==> flow/design.v <==
module if_stage (
    input  wire        clk,
    input  wire        rst_n,
    input  wire        stall,
    input  wire        branch_taken,
    input  wire [18:0] branch_target,
    output reg         ibus_valid,
    output reg  [18:0] ibus_addr,
    input  wire [18:0] ibus_rdata,
    output reg  [18:0] pc,
    output reg  [18:0] instruction
);
    always @(posedge clk or negedge rst_n) begin
        if (!rst_n) begin
            pc          <= 19'd0;
            ibus_valid  <= 1'b0;
        end
        else if (!stall) begin
            pc <= branch_taken ? branch_target : pc + 19'd1;
            ibus_valid <= 1'b1;
            ibus_addr  <= pc;
        end
    end
    always @(posedge clk or negedge rst_n) begin
        if (!rst_n)
            instruction <= 19'd0;
        else if (ibus_valid)
            instruction <= ibus_rdata;
    end
endmodule
module id_stage(
    input [18:0] instruction,
    output [4:0] opcode,
    output [2:0] rd,
    output [2:0] rs1,
    output [2:0] rs2,
    output [14:0] immediate,
    output reg [1:0] prediction
);
    assign opcode = instruction[18:14];
    assign rd = instruction[13:11];
    assign rs1 = instruction[10:8];
    assign rs2 = instruction[7:5];
    assign immediate = instruction[14:0];
    always @(*) begin
        case(opcode)
            5'b01010, 5'b01011, 5'b01100: prediction = 2'b10;  
            default: prediction = 2'b00;  
        endcase
    end
endmodule
module regfile(
    input clk,
    input [2:0] rd_addr,
    input [2:0] rs1_addr,
    input [2:0] rs2_addr,
    input [18:0] wb_data,
    input reg_write,
    output [18:0] rs1_data,
    output [18:0] rs2_data
);
    reg [18:0] registers [0:7];
    always @(posedge clk) begin
        if (reg_write && rd_addr != 0)
            registers[rd_addr] <= wb_data;
    end
    assign rs1_data = (rs1_addr == 3'd0) ? 19'd0 : registers[rs1_addr];
    assign rs2_data = (rs2_addr == 3'd0) ? 19'd0 : registers[rs2_addr];
endmodule
module alu(
    input [4:0] opcode,
    input [18:0] operand_a,
    input [18:0] operand_b,
    output reg [18:0] result,
    output reg zero_flag,
    output reg div_by_zero
);
    always @(*) begin
        result = 19'd0;
        div_by_zero = 1'b0;
        case(opcode)
            5'b00000: result = operand_a + operand_b;
            5'b00001: result = operand_a - operand_b;
            5'b00010: result = operand_a * operand_b;
            5'b00011: begin
                div_by_zero = (operand_b == 0);
                result = (operand_b == 0) ? 19'h7FFFF : operand_a / operand_b;
            end
            5'b00100: result = operand_a & operand_b;
            5'b00101: result = operand_a | operand_b;
            5'b00110: result = operand_a ^ operand_b;
            5'b00111: result = ~operand_a;
            5'b01000: result = operand_a + 1;
            5'b01001: result = operand_a - 1;
        endcase
        zero_flag = (result == 0);
    end
endmodule
module cpu_core (
    input  wire        clk,
    input  wire        rst_n,
    output reg         bus_valid,
    output reg         bus_write,
    output reg  [18:0] bus_addr,
    output reg  [18:0] bus_wdata,
    input  wire [18:0] bus_rdata
);
    wire [18:0] if_pc;
    wire [18:0] if_instr;
    wire [4:0]  opcode;
    wire [2:0]  rd, rs1, rs2;
    wire [14:0] imm;
    wire [18:0] rs1_data, rs2_data;
    wire [18:0] alu_result;
    wire        zero_flag;
    wire        div_by_zero;
    wire [18:0] wb_data;
    wire        reg_write;
    wire is_load  = (opcode == 5'b01000);
    wire is_store = (opcode == 5'b01001);
    wire mem_access = is_load | is_store;
    if_stage ifs (
        .clk(clk),
        .rst_n(rst_n),
        .stall(mem_access),           
        .branch_taken(1'b0),
        .branch_target(19'd0),
        .ibus_valid(),                
        .ibus_addr(),                 
        .ibus_rdata(bus_rdata),
        .pc(if_pc),
        .instruction(if_instr)
    );
    id_stage id (
        .instruction(if_instr),
        .opcode(opcode),
        .rd(rd),
        .rs1(rs1),
        .rs2(rs2),
        .immediate(imm),
        .prediction()
    );
    regfile rf (
        .clk(clk),
        .rd_addr(rd),
        .rs1_addr(rs1),
        .rs2_addr(rs2),
        .wb_data(wb_data),
        .reg_write(reg_write),
        .rs1_data(rs1_data),
        .rs2_data(rs2_data)
    );
    alu alu_u (
        .opcode(opcode),
        .operand_a(rs1_data),
        .operand_b(rs2_data),
        .result(alu_result),
        .zero_flag(zero_flag),
        .div_by_zero(div_by_zero)
    );
always @(*) begin
    bus_valid = mem_access;
    bus_write = is_store;
    bus_addr  = alu_result;
    bus_wdata = rs2_data;
end
    assign wb_data =
        (is_load)  ? bus_rdata :
                     alu_result;
    assign reg_write = ~is_store & ~is_load;
endmodule
==> From RTL to reports: cpu_core <==
What the tools print for cpu_core, step after step.
Lines are those of the file above, counted from 1.
{ "inputs": {"top": "cpu_core", "clock": "clk", "library": "sky130hd", "lib_corner": "tt_025C_1v80"} }

==> Word level <==
Source: Yosys, flattened and elaborated, memories not mapped. Widths are those after wreduce; folded enables and synchronous resets count as part of the registers. Registers that Yosys merges into a memory's read port (data or address) are not register bits. Print and check cells do not count. Equal cells are merged and count once.
Memory sizes are those after Yosys's memory passes, which may raise the word count (mostly to a power of two), join words into wider ones and drop unused or constant bits.
{ "op_classes": {"addsub": 4, "n_mul": 1, "div_mod_pow": 1, "eq_ne": 9, "mux": 8, "bitwise": 8, "n_reduce_logical": 6} }
{ "ops": {"columns": ["op", "n"], "rows": [
  ["divider 19 x 19 -> 19 bit", 1],
  ["multiplier 19 x 19 -> 19 bit", 1],
  ["case mux 19 bit (select 10 bit)", 1],
  ["2-to-1 mux 19 bit", 5],
  ["equality test 5 x 3 -> 1 bit (second input constant)", 4],
  ["adder 19 x 1 -> 19 bit (second input constant)", 1],
  ["subtractor 19 x 1 -> 19 bit (second input constant)", 1],
  ["adder 19 bit", 1],
  ["subtractor 19 bit", 1],
  ["AND 19 bit", 1],
  ["bitwise OR 19 bit", 1],
  ["XOR 19 bit", 1],
  ["inverter 19 bit", 1],
  ["logical NOT 19 bit", 1],
  ["equality test 5 x 2 -> 1 bit (second input constant)", 2],
  ["equality test 5 x 4 -> 1 bit (second input constant)", 2],
  ["logical NOT 3 bit", 2],
  ["equality test 5 x 1 -> 1 bit (second input constant)", 1],
  ["logical NOT 5 bit", 1],
  ["nonzero test 3 bit", 1],
  ["2-to-1 mux 3 bit", 1],
  ["inverter 1 bit", 2],
  ["AND 1 bit", 1],
  ["bitwise OR 1 bit", 1],
  ["logical AND 1 bit", 1],
  ["2-to-1 mux 1 bit", 1]
]} }
{ "word_totals": {"register_bits": 20, "ram_bits": 152, "memories": 1, "inputBits": 21, "output_inout_bits": 40, "word_cells": 40} }
{ "mem_list": {"columns": ["name", "size", "word_bits", "read_ports", "write_ports", "line", "rtl"], "rows": [
  ["rf.registers", 8, 19, 2, 1, 62, "reg [18:0] registers [0:7];"]
]} }

==> Logic depth <==
Longest topological path by Yosys (ltp), each cell counted once; first at word level (registers and memories cut), then after technology mapping (sequential cells cut; the memories' decode and read muxes count).
{ "depth": {"word_depth": 7, "abc_area": 1, "depth_mapped": 313, "mapped_depth_nobuf": 301} }

==> Mapped cells and area <==
Source: synth_stat.txt of the flow (Yosys; design flattened, memories mapped). It holds for the ABC_AREA given above (unset counts as 0); a run with the other value may have another netlist.
{ "by_type": {"columns": ["cell_type", "n", "area_total_um2"], "rows": [
  ["sky130_fd_sc_hd__edfxtp_1", 152, 4.56E+03],
  ["sky130_fd_sc_hd__ha_1", 314, 3.93E+03],
  ["sky130_fd_sc_hd__nand2_1", 1000, 3753.6],
  ["sky130_fd_sc_hd__fa_1", 124, 2.48E+03],
  ["sky130_fd_sc_hd__inv_1", 605, 2.27E+03],
  ["sky130_fd_sc_hd__o21ai_0", 234, 1.17E+03],
  ["sky130_fd_sc_hd__a21oi_1", 185, 925.888],
  ["sky130_fd_sc_hd__xor2_1", 94, 823.29],
  ["sky130_fd_sc_hd__nor2_1", 219, 822.038],
  ["sky130_fd_sc_hd__xnor2_1", 61, 534.262],
  ["sky130_fd_sc_hd__nand3_1", 103, 515.494],
  ["sky130_fd_sc_hd__dfrtp_1", 15, 375.36],
  ["sky130_fd_sc_hd__nand3_2", 30, 300.288],
  ["sky130_fd_sc_hd__o21ai_1", 54, 270.259],
  ["sky130_fd_sc_hd__or2_2", 41, 256.496],
  ["sky130_fd_sc_hd__o21ai_2", 24, 210.202],
  ["sky130_fd_sc_hd__nand2_2", 32, 200.192],
  ["sky130_fd_sc_hd__clkbuf_1", 50, 187.68]
]} }
Other cell types: 47; their cells: 314.
{ "synth_totals": {"mapped_cells": 3651, "synth_area_um2": 25941.1, "sequential_area_um2": 4939.7, "flip_flops": 167, "n_buf": 123} }

==> Timing after synthesis <==
Path of least setup slack by OpenSTA after synthesis, without wires, with an ideal clock, recovery checks aside; 20% of the period is set as input and as output delay. Where synthesis merged equal registers, the netlist keeps one of their names.
{ "synth_path": {"path_kind": "reg2out", "startpoint": "register ifs.instruction[5]", "endpoint": "output bus_addr[0]", "tclk_ns": 45.0, "output_delay_ns": 9.000, "t_first_pin_ns": 0.000, "arrival_ns": 34.452, "required_ns": 36.000, "path_slack_ns": 1.548, "path_delay_ns": 34.452, "driving_pins": 307, "n_path_buf": 15, "synth_period_reached_ns": 43.452} }
"path_delay_ns" is the arrival time less input delay plus setup time.
A path that ends at an output port has no setup time.
"driving_pins" counts driving pins, that of a launching flip-flop among them; a cell with two outputs on the path counts twice.
"synth_period_reached_ns" is the clock period less the worst setup slack; recovery checks do not enter. This is arithmetic on one report: input and output delays are still those of the set period (20% each).
The rows between start and end are the longest chain of elaborated cells between them; the timing report does not say that the signal goes this way. Where chains are equally long, one stands for them.
Each line given opens the expression or statement behind the cell; cells for indexed reads and writes are added by Yosys, which also makes memories of some case tables.
A memory read counts as a cell of the chain, while the word-level depth stops at memories.
{ "synth_via": {"path_cell_list": "sky130_fd_sc_hd__dfrtp_1 > sky130_fd_sc_hd__buf_6 > sky130_fd_sc_hd__buf_8 > sky130_fd_sc_hd__buf_8 > sky130_fd_sc_hd__buf_6 > sky130_fd_sc_hd__buf_6 > sky130_fd_sc_hd__a21oi_1 > sky130_fd_sc_hd__o21ai_0 > sky130_fd_sc_hd__o21ai_0 > sky130_fd_sc_hd__nand2_1 > sky130_fd_sc_hd__nand2_1 > sky130_fd_sc_hd__inv_1 > sky130_fd_sc_hd__ha_1 > sky130_fd_sc_hd__nor2_1 > sky130_fd_sc_hd__nor2_2 > sky130_fd_sc_hd__nand3_1 > sky130_fd_sc_hd__nand2_1 > sky130_fd_sc_hd__nand2_1 > [271 not listed] > sky130_fd_sc_hd__a221o_1 > sky130_fd_sc_hd__nand2_1 > sky130_fd_sc_hd__clkbuf_1 > sky130_fd_sc_hd__clkbuf_1 > sky130_fd_sc_hd__nand2_1 > sky130_fd_sc_hd__o21ai_0 > sky130_fd_sc_hd__ha_1 > sky130_fd_sc_hd__nand2_1 > sky130_fd_sc_hd__o21ai_0 > sky130_fd_sc_hd__and2_1 > sky130_fd_sc_hd__o21ai_0 > sky130_fd_sc_hd__a21oi_1 > sky130_fd_sc_hd__o31ai_1 > sky130_fd_sc_hd__a21oi_1 > sky130_fd_sc_hd__o21ai_0 > sky130_fd_sc_hd__a21oi_1 > sky130_fd_sc_hd__o41ai_1 > sky130_fd_sc_hd__o211ai_1", "elab_chain_len": 5} }
{ "synth_rtl": {"columns": ["element", "line", "rtl"], "rows": [
  ["from (decl)", 11, "output reg  [18:0] instruction"],
  ["from (assign)", 26, "instruction <= 19'd0;"],
  ["from (assign)", 28, "instruction <= ibus_rdata;"],
  ["memory read (8 x 19 bit)", 62, "reg [18:0] registers [0:7];"],
  ["2-to-1 mux 19 bit", 68, "assign rs2_data = (rs2_addr == 3'd0) ? 19'd0 : registers[rs2_addr];"],
  ["divider 19 x 19 -> 19 bit", 87, "result = (operand_b == 0) ? 19'h7FFFF : operand_a / operand_b;"],
  ["2-to-1 mux 19 bit", 87, null],
  ["case mux 19 bit (select 10 bit)", 81, "case(opcode)"],
  ["to (decl)", 104, "output reg  [18:0] bus_addr,"]
]} }

==> Worst path after layout <==
From the final timing report of run 1: the path of least setup slack in the routed layout; clock arrival at registers is part of the times.
{ "layout_path": {"path_kind": "reg2out", "startpoint": "register ifs.instruction[5]", "endpoint": "output bus_addr[0]", "tclk_ns": 45.0, "output_delay_ns": 9.00, "t_first_pin_ns": 0.44, "arrival_ns": 34.59, "required_ns": 36.00, "path_slack_ns": 1.41, "driving_pins": 297, "n_path_buf": 9} }
The rows between start and end are the longest chain of elaborated cells between them; the timing report does not say that the signal goes this way. Where chains are equally long, one stands for them.
A memory read counts as a cell of the chain, while the word-level depth stops at memories.
{ "layout_via": {"path_cell_list": "sky130_fd_sc_hd__dfrtp_4 > sky130_fd_sc_hd__buf_12 > sky130_fd_sc_hd__inv_16 > sky130_fd_sc_hd__buf_8 > sky130_fd_sc_hd__nand2_1 > sky130_fd_sc_hd__nand3_1 > sky130_fd_sc_hd__nand2_1 > sky130_fd_sc_hd__nand2_1 > sky130_fd_sc_hd__nand2_2 > sky130_fd_sc_hd__nor2_4 > sky130_fd_sc_hd__nand2_2 > sky130_fd_sc_hd__nor2_4 > sky130_fd_sc_hd__nand3_2 > sky130_fd_sc_hd__nand2_2 > sky130_fd_sc_hd__nand2_2 > sky130_fd_sc_hd__ha_4 > sky130_fd_sc_hd__nand3_4 > sky130_fd_sc_hd__nor2_2 > [261 not listed] > sky130_fd_sc_hd__a221o_1 > sky130_fd_sc_hd__nand2_4 > sky130_fd_sc_hd__nand2_1 > sky130_fd_sc_hd__o21ai_1 > sky130_fd_sc_hd__ha_1 > sky130_fd_sc_hd__a21oi_2 > sky130_fd_sc_hd__o21ai_1 > sky130_fd_sc_hd__and2_1 > sky130_fd_sc_hd__o21ai_1 > sky130_fd_sc_hd__a21oi_1 > sky130_fd_sc_hd__o31ai_2 > sky130_fd_sc_hd__a21oi_1 > sky130_fd_sc_hd__o21ai_1 > sky130_fd_sc_hd__a21oi_1 > sky130_fd_sc_hd__o41ai_1 > sky130_fd_sc_hd__o211ai_1 > sky130_fd_sc_hd__buf_4 > sky130_fd_sc_hd__buf_6", "elab_chain_len": 5} }
{ "layout_rtl": {"columns": ["element", "line", "rtl"], "rows": [
  ["from (decl)", 11, "output reg  [18:0] instruction"],
  ["from (assign)", 26, "instruction <= 19'd0;"],
  ["from (assign)", 28, "instruction <= ibus_rdata;"],
  ["memory read (8 x 19 bit)", 62, "reg [18:0] registers [0:7];"],
  ["2-to-1 mux 19 bit", 68, "assign rs2_data = (rs2_addr == 3'd0) ? 19'd0 : registers[rs2_addr];"],
  ["divider 19 x 19 -> 19 bit", 87, "result = (operand_b == 0) ? 19'h7FFFF : operand_a / operand_b;"],
  ["2-to-1 mux 19 bit", 87, null],
  ["case mux 19 bit (select 10 bit)", 81, "case(opcode)"],
  ["to (decl)", 104, "output reg  [18:0] bus_addr,"]
]} }

Hand-over note for cpu_core

Top module cpu_core; platform sky130hd; tools Yosys and OpenROAD; 6 stored runs in no particular order. Input and output delays are each 20% of the period that was set; the output load is 0.01 pF.
"achieved clock period (ns)" = clock period - worst setup slack. The figure is calculated, with input and output delays left at 20% of the set period.
By "worst setup path time (ns)" is meant the share of the clock period that the worst setup path is allowed (20% is reserved at inputs, 20% at outputs), minus its slack. Clock arrival times at its registers enter into it.
By "finish__power__total" is meant OpenSTA's value without simulated activity: inputs other than the clock are taken to toggle once in ten clock periods, and the tool carries that through the logic.

settings of run 1
{
  "ABC_AREA": 1,
  "CORE_UTILIZATION": 40,
  "TNS_END_PERCENT": 70,
  "period_ns": 45.0,
  "CAP_MARGIN": 20,
  "CORE_MARGIN": 2,
  "SLEW_MARGIN": 20
}
report of run 1
yosys chip area after synthesis (um^2): 25941.1
finish__design__die__area: 66905.0
finish__design__instance__area__stdcell: 31597.8
finish__design__instance__utilization: 0.4919
finish__timing__setup__ws: 1.407
finish__timing__setup__tns: 0.000
finish__timing__hold__ws: 0.568
finish__power__total: 1.591e-03
achieved clock period (ns): 43.593
worst setup path time (ns): 34.59
worst setup path kind: reg2out

settings of run 2
{
  "ABC_AREA": 1,
  "CORE_UTILIZATION": 27,
  "GPL_ROUTABILITY_DRIVEN": 0,
  "GPL_TIMING_DRIVEN": 0,
  "PLACE_DENSITY_LB_ADDON": 0.18,
  "SETUP_SLACK_MARGIN": 5.0,
  "TNS_END_PERCENT": 50,
  "period_ns": 37.3,
  "CAP_MARGIN": 20,
  "CORE_MARGIN": 2,
  "SLEW_MARGIN": 20
}
report of run 2
yosys chip area after synthesis (um^2): 25941.1
finish__design__die__area: 98574.0
finish__design__instance__area__stdcell: 33047.9
finish__design__instance__utilization: 0.3473
finish__timing__setup__ws: -5.224
finish__timing__setup__tns: -10.912
finish__timing__hold__ws: 0.551
finish__power__total: 2.062e-03
achieved clock period (ns): 42.524
worst setup path time (ns): 35.06
worst setup path kind: reg2out

settings of run 3
{
  "CORE_MARGIN": 8,
  "GPL_ROUTABILITY_DRIVEN": 0,
  "TNS_END_PERCENT": 95,
  "period_ns": 45.0,
  "CAP_MARGIN": 20,
  "CORE_UTILIZATION": 40,
  "SLEW_MARGIN": 20
}
report of run 3
yosys chip area after synthesis (um^2): 26086.3
finish__design__die__area: 73644.4
finish__design__instance__area__stdcell: 30384.1
finish__design__instance__utilization: 0.4713
finish__timing__setup__ws: 1.164
finish__timing__setup__tns: 0.000
finish__timing__hold__ws: 0.657
finish__power__total: 2.005e-03
achieved clock period (ns): 43.836
worst setup path time (ns): 34.84
worst setup path kind: reg2out

settings of run 4
{
  "CORE_UTILIZATION": 29,
  "period_ns": 44.3,
  "CAP_MARGIN": 20,
  "CORE_MARGIN": 2,
  "SLEW_MARGIN": 20
}
report of run 4
yosys chip area after synthesis (um^2): 26086.3
finish__design__die__area: 92367.4
finish__design__instance__area__stdcell: 31318.8
finish__design__instance__utilization: 0.3495
finish__timing__setup__ws: 1.429
finish__timing__setup__tns: 0.000
finish__timing__hold__ws: 0.680
finish__power__total: 2.100e-03
achieved clock period (ns): 42.871
worst setup path time (ns): 34.01
worst setup path kind: reg2out

settings of run 5
{
  "ABC_AREA": 0,
  "CELL_PAD_IN_SITES_GLOBAL_PLACEMENT": 2,
  "CORE_MARGIN": 9,
  "CORE_UTILIZATION": 69,
  "CTS_CLUSTER_SIZE": 64,
  "GPL_ROUTABILITY_DRIVEN": 0,
  "GPL_TIMING_DRIVEN": 0,
  "HOLD_SLACK_MARGIN": -0.04,
  "MIN_ROUTING_LAYER": "met1",
  "PLACE_DENSITY": 0.49,
  "TNS_END_PERCENT": 30,
  "period_ns": 45.0,
  "CAP_MARGIN": 20,
  "SLEW_MARGIN": 20
}
report of run 5: did not finish, place, GPL-0301

settings of run 6
{
  "ABC_AREA": 1,
  "CELL_PAD_IN_SITES_GLOBAL_PLACEMENT": 3,
  "CORE_MARGIN": 9,
  "CORE_UTILIZATION": 40,
  "TNS_END_PERCENT": 70,
  "period_ns": 45.0,
  "CAP_MARGIN": 20,
  "SLEW_MARGIN": 20
}
report of run 6
yosys chip area after synthesis (um^2): 25941.1
finish__design__die__area: 74343.5
finish__design__instance__area__stdcell: 31552.8
finish__design__instance__utilization: 0.4957
finish__timing__setup__ws: 1.395
finish__timing__setup__tns: 0.000
finish__timing__hold__ws: 0.551
finish__power__total: 1.603e-03
achieved clock period (ns): 43.605
worst setup path time (ns): 34.60
worst setup path kind: reg2out

End of note.
